==> flow/design.v <==
`timescale 1ns / 1ps
module fir
#(
    parameter   DIN_WIDTH    = 8    ,    
                FIR_TAP      = 16   ,    
                COEF_WIDTH   = 8    ,    
                DOUT_WIDTH   = 8        
)
(
    input           clk         ,
    input           rst_n       ,
    input           load_sw     ,                
    input       [ DIN_WIDTH-1:0]    data_in ,    
    input       [COEF_WIDTH-1:0]    coff_in ,    
    output      [DOUT_WIDTH-1:0]    data_out     
    );
localparam  PROD_WIDTH   = DIN_WIDTH + COEF_WIDTH,  
            ADD_WIDTH    = PROD_WIDTH + clogb2(FIR_TAP) ; 
reg [DIN_WIDTH-1:0] data_in_r;
wire [ADD_WIDTH-1:0] data_out_w;
reg [COEF_WIDTH-1:0] coff [FIR_TAP-1:0];     
wire [PROD_WIDTH-1:0] prod [FIR_TAP-1:0];    
reg [ADD_WIDTH-1:0] sum [FIR_TAP-1:0];       
always @(posedge clk or negedge rst_n) begin: LOAD
    integer i;
    if (!rst_n) begin
        for (i = 0; i <= FIR_TAP-1; i = i +1) begin
            coff[i] <= 'd0;
        end
        data_in_r <= 'd0;
    end else if(!load_sw) begin      
        coff[FIR_TAP-1] <= coff_in;
        for (i = FIR_TAP-1; i > 0; i = i -1) begin
            coff[i-1] <= coff[i];
        end
    end else begin
        data_in_r <= data_in;        
    end
end
genvar k;
generate
    for (k = 0; k < FIR_TAP; k = k + 1) begin
        assign prod[k] = data_in_r * coff[k];
    end
endgenerate
always @(posedge clk or negedge rst_n) begin: SOP
    integer m;
    if (!rst_n) begin
        for (m = 0; m < FIR_TAP; m = m + 1) begin
            sum[m] <= 'd0;
        end
    end else begin
        sum[FIR_TAP-1] <= prod[FIR_TAP-1];
        for (m = FIR_TAP-1; m > 0; m = m - 1) begin
            sum[m-1] <= prod[m-1] + sum[m];
        end
    end
end
assign data_out_w = sum[0];
assign data_out = data_out_w[ADD_WIDTH-1:ADD_WIDTH-DOUT_WIDTH];
function integer clogb2 (input integer depth);
    begin
        for(clogb2=0; depth>1; clogb2=clogb2+1)
        depth = depth >> 1;
    end
endfunction
endmodule
Subject: tool reports on fir

Hi,

-- Tool chain data of fir
Each step is given for the RTL above and for the edited RTL.
"original" refers to lines of the RTL above, "edited" to lines of the edited file.
"change" is "edited" less "original", of the values as shown; "relative change" is that difference over "original", in percent.
Operators: Yosys type, input widths -> output width; for muxes data width and select width s.
Library cell names are shortened.
A cell with - has no value.
- design top: fir
- clock: clk
- library: sky130hd
- library corner: tt_025C_1v80

-- The edit
Unified diff, file above to edited file.
This change comes from a script, not from a designer. The edited design behaves differently; no optimisation was intended.
begin of diff
@@ -2,5 +2,5 @@
 module fir
 #(
-    parameter   DIN_WIDTH    = 8    ,    
+    parameter   DIN_WIDTH    = 12    ,    
                 FIR_TAP      = 16   ,    
                 COEF_WIDTH   = 8    ,    
end of diff

-- Elaborated design
Yosys after proc, flatten, opt, wreduce and memory -nomap, before mapping. Enables and synchronous resets that opt folds into registers are not counted as muxes. Print and check cells are not counted. Equal cells are merged and count once.
- word-level totals (what ; original ; edited ; change ; relative change (%)):
    bits in writable memories ; 0 ; 0 ; 0 ; -
    elaborated cells ; 64 ; 64 ; 0 ; 0.00
    bits in latches ; 0 ; 0 ; 0 ; -
    input port bits ; 19 ; 23 ; +4 ; +21.05
    memories kept ; 0 ; 0 ; 0 ; -
    register bits after elaboration ; 449 ; 517 ; +68 ; +15.14
    clocked read ports x word width ; 0 ; 0 ; 0 ; -
    memory bits (read-only) ; 0 ; 0 ; 0 ; -
    output and inout bits ; 8 ; 8 ; 0 ; 0.00
- operators by class (what ; original ; edited ; change ; relative change (%)):
    multiply operators ; 16 ; 16 ; 0 ; 0.00
    equal/unequal tests ; 0 ; 0 ; 0 ; -
    $add $sub $neg ; 15 ; 15 ; 0 ; 0.00
    divide/modulo/power cells ; 0 ; 0 ; 0 ; -
    mux-type cells ; 0 ; 0 ; 0 ; -
    shift operators ; 0 ; 0 ; 0 ; -
    magnitude comparators ; 0 ; 0 ; 0 ; -
    reductions and logical operators ; 0 ; 0 ; 0 ; -
    bitwise gates (word level) ; 0 ; 0 ; 0 ; -
- operator list (operator ; original ; edited ; change ; relative change (%)):
    $mul 8x8->16 ; 16 ; 0 ; -16 ; -100.00
    $mul 12x8->20 ; 0 ; 16 ; +16 ; -
    $add 16x20->20 ; 13 ; 0 ; -13 ; -100.00
    $add 20x24->24 ; 0 ; 13 ; +13 ; -
    $add 16x16->17 ; 1 ; 0 ; -1 ; -100.00
    $add 16x17->18 ; 1 ; 0 ; -1 ; -100.00
    $add 20x20->21 ; 0 ; 1 ; +1 ; -
    $add 20x21->22 ; 0 ; 1 ; +1 ; -

-- Depth
Yosys ltp: most cells in a row. Word level: on the elaborated netlist, between registers, memories and ports. Mapped: between sequential cells and ports; inverters and the memories' decode and read muxes count.
- logic depth (what ; original ; edited ; change ; relative change (%)):
    depth after elaboration ; 2 ; 2 ; 0 ; 0.00
    ABC_AREA ; 0 ; 0 ; - ; -
    depth in mapped cells ; 21 ; 20 ; -1 ; -4.76
    gate-level depth less buffers ; 18 ; 18 ; 0 ; 0.00

-- Netlist
Source: synth_stat.txt of the flow (Yosys; design flattened, memories mapped). It holds for the ABC_AREA given above (unset counts as 0); a run with the other value may have another netlist.
- mapped netlist (what ; original ; edited ; change ; relative change (%)):
    mapped flip-flops ; 434 ; 498 ; +64 ; +14.75
    buffer cells ; 230 ; 328 ; +98 ; +42.61
    cell area after synthesis (um^2) ; 54254.5 ; 74360.1 ; +20105.6 ; +37.06
    area of sequential cells (um^2) ; 10860.4 ; 12462.0 ; +1601.6 ; +14.75
    cells in the netlist ; 5725 ; 8075 ; +2350 ; +41.05
- cells by type (cell ; original ; edited ; change ; relative change (%)):
    inv_1 ; 1479 ; 2062 ; +583 ; +39.42
    fa_1 ; 786 ; 1230 ; +444 ; +56.49
    and2_1 ; 555 ; 877 ; +322 ; +58.02
    nand2_1 ; 541 ; 784 ; +243 ; +44.92
    clkbuf_1 ; 189 ; 313 ; +124 ; +65.61
    a21oi_1 ; 131 ; 229 ; +98 ; +74.81
    nor2_1 ; 77 ; 173 ; +96 ; +124.68
    ha_1 ; 641 ; 705 ; +64 ; +9.98
    dfrtp_1 ; 434 ; 498 ; +64 ; +14.75
    nand3_1 ; 23 ; 53 ; +30 ; +130.43
    buf_1 ; 40 ; 13 ; -27 ; -67.50
    nor3_1 ; 30 ; 55 ; +25 ; +83.33
    a21o_1 ; 74 ; 98 ; +24 ; +32.43
    o21a_1 ; 28 ; 52 ; +24 ; +85.71
    nand2b_1 ; 27 ; 47 ; +20 ; +74.07
    nor2b_1 ; 23 ; 42 ; +19 ; +82.61
    and3_1 ; 14 ; 30 ; +16 ; +114.29
    o21ai_0 ; 99 ; 114 ; +15 ; +15.15
Not every row of either side is listed.

-- Timing after synthesis
Path of least setup slack by OpenSTA after synthesis, without wires, with an ideal clock, recovery checks aside; 20% of the period is set as input and as output delay. Where synthesis merged equal registers, the netlist keeps one of their names.
- timing path post-synthesis (what ; original ; edited ; change ; relative change (%)):
    path kind ; register to register ; register to register ; - ; -
    start point ; reg data_in_r[6] ; reg data_in_r[9] ; - ; -
    end point ; reg sum[1][16] ; reg sum[5][23] ; - ; -
    launch time at the first pin (ps) ; 0 ; 0 ; 0 ; -
    data required time (ps) ; 6876 ; 6873 ; -3 ; -0.04
    stages on the path ; 20 ; 19 ; -1 ; -5.00
    data arrival time (ps) ; 4844 ; 4792 ; -52 ; -1.07
    path slack (ps) ; 2033 ; 2081 ; +48 ; -
    delay of the path (ps) ; 4968 ; 4919 ; -49 ; -0.99
    period (ps) ; 7000 ; 7000 ; 0 ; 0.00
    buffers on the path ; 3 ; 2 ; -1 ; -33.33
    synthesis period reached (ps) ; 4967 ; 4919 ; -48 ; -0.97
"delay of the path" = arrival - input delay + setup time.
"stages on the path": output pins that drive a net of the path, with the launching flip-flop's if there is one; two outputs of one cell count as two.
"synthesis period reached" = period - worst setup slack (recovery checks aside). The figure is calculated, with input and output delays left at 20% of the set period.
Between the ends stands the longest chain of elaborated cells between them, by number of cells; it is not shown to be the way that was timed. Of several equally long chains one is given.
A line is the first line of the expression or statement that the cell stems from. Yosys adds cells for indexed reads and writes and turns some case tables into memories.
On the way, post-synthesis, original:
- cells stage by stage: dfrtp_1 clkbuf_1 clkbuf_1 clkbuf_1 nand2_1 fa_1 inv_1 fa_1 inv_1 fa_1 fa_1 inv_1 ha_1 o21ai_0 nor2_1 or4_1 a31oi_1 o21ai_1 or2_2 xor2_1
- cells in the longest elaborated chain at 2
- elaborated cells between the ends (all ways) at 2
- RTL lines with such cells: 2
- those cells by class: add/sub: 1; mul: 1
- RTL lines, path post-synthesis, original (what ; RTL line ; RTL):
    start, declared ; 19 ; reg [DIN_WIDTH-1:0] data_in_r;
    start, assigned ; 30 ; data_in_r <= 'd0;
    start, assigned ; 37 ; data_in_r <= data_in;
    $mul 8x8->16 ; 43 ; assign prod[k] = data_in_r * coff[k];
    $add 16x20->20 ; 55 ; sum[m-1] <= prod[m-1] + sum[m];
    end, assigned ; 50 ; sum[m] <= 'd0;
    end, assigned ; 55 ;
    end, declared ; 23 ; reg [ADD_WIDTH-1:0] sum [FIR_TAP-1:0];
On the way, post-synthesis, edited:
- cells stage by stage: dfrtp_1 clkbuf_1 clkbuf_1 nand2_1 fa_1 inv_1 fa_1 fa_1 inv_1 fa_1 inv_1 ha_1 a21o_1 a211o_1 nor4_2 nor3_2 o41ai_4 o21ai_1 xor2_1
- cells in the longest elaborated chain at 2
- elaborated cells between the ends (all ways) at 2
- RTL lines with such cells: 2
- those cells by class: add/sub: 1; mul: 1
- RTL lines, path post-synthesis, edited (what ; RTL line ; RTL):
    start, declared ; 19 ; reg [DIN_WIDTH-1:0] data_in_r;
    start, assigned ; 30 ; data_in_r <= 'd0;
    start, assigned ; 37 ; data_in_r <= data_in;
    $mul 12x8->20 ; 43 ; assign prod[k] = data_in_r * coff[k];
    $add 20x24->24 ; 55 ; sum[m-1] <= prod[m-1] + sum[m];
    end, assigned ; 50 ; sum[m] <= 'd0;
    end, assigned ; 55 ;
    end, declared ; 23 ; reg [ADD_WIDTH-1:0] sum [FIR_TAP-1:0];

-- Worst path after layout
From the final timing report of each run of pair 1: the path of least setup slack in the routed layout; clock arrival at registers is part of the times.
The path's times are printed in steps of 10 ps; the period is the one set.
- timing path post-layout (what ; original ; edited ; change ; relative change (%)):
    path kind ; register to register ; register to register ; - ; -
    start point ; reg data_in_r[5] ; reg data_in_r[7] ; - ; -
    end point ; reg sum[5][17] ; reg sum[13][18] ; - ; -
    launch time at the first pin (ps) ; 650 ; 630 ; -20 ; -3.08
    period (ps) ; 7000 ; 7000 ; 0 ; 0.00
    buffers on the path ; 1 ; 1 ; 0 ; 0.00
    data required time (ps) ; 7580 ; 7520 ; -60 ; -0.79
    data arrival time (ps) ; 6360 ; 6390 ; +30 ; +0.47
    stages on the path ; 18 ; 18 ; 0 ; 0.00
    path slack (ps) ; 1210 ; 1130 ; -80 ; -
Between the ends stands the longest chain of elaborated cells between them, by number of cells; it is not shown to be the way that was timed. Of several equally long chains one is given.
On the way, post-layout, original:
- cells stage by stage: dfrtp_4 buf_4 nand2_1 fa_1 inv_1 fa_1 inv_1 fa_1 fa_1 inv_1 ha_1 o21ai_0 o21ai_0 and4_1 nor3_1 o31ai_1 a21oi_1 xnor2_1
- cells in the longest elaborated chain at 2
- elaborated cells between the ends (all ways) at 2
- RTL lines with such cells: 2
- those cells by class: add/sub: 1; mul: 1
- RTL lines, path post-layout, original (what ; RTL line ; RTL):
    start, declared ; 19 ; reg [DIN_WIDTH-1:0] data_in_r;
    start, assigned ; 30 ; data_in_r <= 'd0;
    start, assigned ; 37 ; data_in_r <= data_in;
    $mul 8x8->16 ; 43 ; assign prod[k] = data_in_r * coff[k];
    $add 16x20->20 ; 55 ; sum[m-1] <= prod[m-1] + sum[m];
    end, assigned ; 50 ; sum[m] <= 'd0;
    end, assigned ; 55 ;
    end, declared ; 23 ; reg [ADD_WIDTH-1:0] sum [FIR_TAP-1:0];
On the way, post-layout, edited:
- cells stage by stage: dfrtp_4 buf_4 nand2_1 fa_1 inv_1 fa_1 fa_1 inv_1 fa_1 inv_1 ha_1 o211ai_1 a21boi_0 and3_1 a21oi_1 a21oi_1 mux2i_1 o2111ai_1
- cells in the longest elaborated chain at 2
- elaborated cells between the ends (all ways) at 2
- RTL lines with such cells: 2
- those cells by class: add/sub: 1; mul: 1
- RTL lines, path post-layout, edited (what ; RTL line ; RTL):
    start, declared ; 19 ; reg [DIN_WIDTH-1:0] data_in_r;
    start, assigned ; 30 ; data_in_r <= 'd0;
    start, assigned ; 37 ; data_in_r <= data_in;
    $mul 12x8->20 ; 43 ; assign prod[k] = data_in_r * coff[k];
    $add 20x21->22 ; 55 ; sum[m-1] <= prod[m-1] + sum[m];
    end, assigned ; 50 ; sum[m] <= 'd0;
    end, assigned ; 55 ;
    end, declared ; 23 ; reg [ADD_WIDTH-1:0] sum [FIR_TAP-1:0];

-- Measured runs
Both versions went through the flow (Yosys, OpenROAD) with the same settings in each pair. Constraints: input delay and output delay 20% of the set period each, output load 0.01 pF.
Flow settings, pair 1:
- CORE_UTILIZATION: 40
- noted period_ns: 7.0
- CAP_MARGIN: 20
- CORE_MARGIN at 2
- noted SLEW_MARGIN: 20
- final reports, pair 1 (what ; original ; edited ; change ; relative change (%)):
    synthesized cell area (um^2) ; 54254.5 ; 74360.1 ; +20105.6 ; +37.06
    die area (um^2) ; 138600.0 ; 189364.0 ; +50764.0 ; +36.63
    utilization of the finished layout ; 0.431 ; 0.43 ; -0.001 ; -
    worst-case hold slack (ps) ; 449 ; 432 ; -17 ; -
    worst setup slack after layout (ps) ; 1214 ; 1127 ; -87 ; -
    standard-cell area after layout (um^2) ; 58142.0 ; 79561.3 ; +21419.3 ; +36.84
Flow settings, pair 2:
- CORE_UTILIZATION: 56
- PLACE_DENSITY_LB_ADDON: 0.11
- SETUP_SLACK_MARGIN: 1.73
- TNS_END_PERCENT at 45
- noted period_ns: 7.72
- CAP_MARGIN: 20
- CORE_MARGIN at 2
- noted SLEW_MARGIN: 20
- final reports, pair 2 (what ; original ; edited ; change ; relative change (%)):
    synthesized cell area (um^2) ; 54254.5 ; 74360.1 ; +20105.6 ; +37.06
    die area (um^2) ; 99388.9 ; 135715.0 ; +36326.1 ; +36.55
    utilization of the finished layout ; 0.599 ; 0.598 ; -0.001 ; -
    worst-case hold slack (ps) ; 438 ; 434 ; -4 ; -
    worst setup slack after layout (ps) ; 1992 ; 2063 ; +71 ; -
    standard-cell area after layout (um^2) ; 57712.9 ; 78730.5 ; +21017.6 ; +36.42

Regards
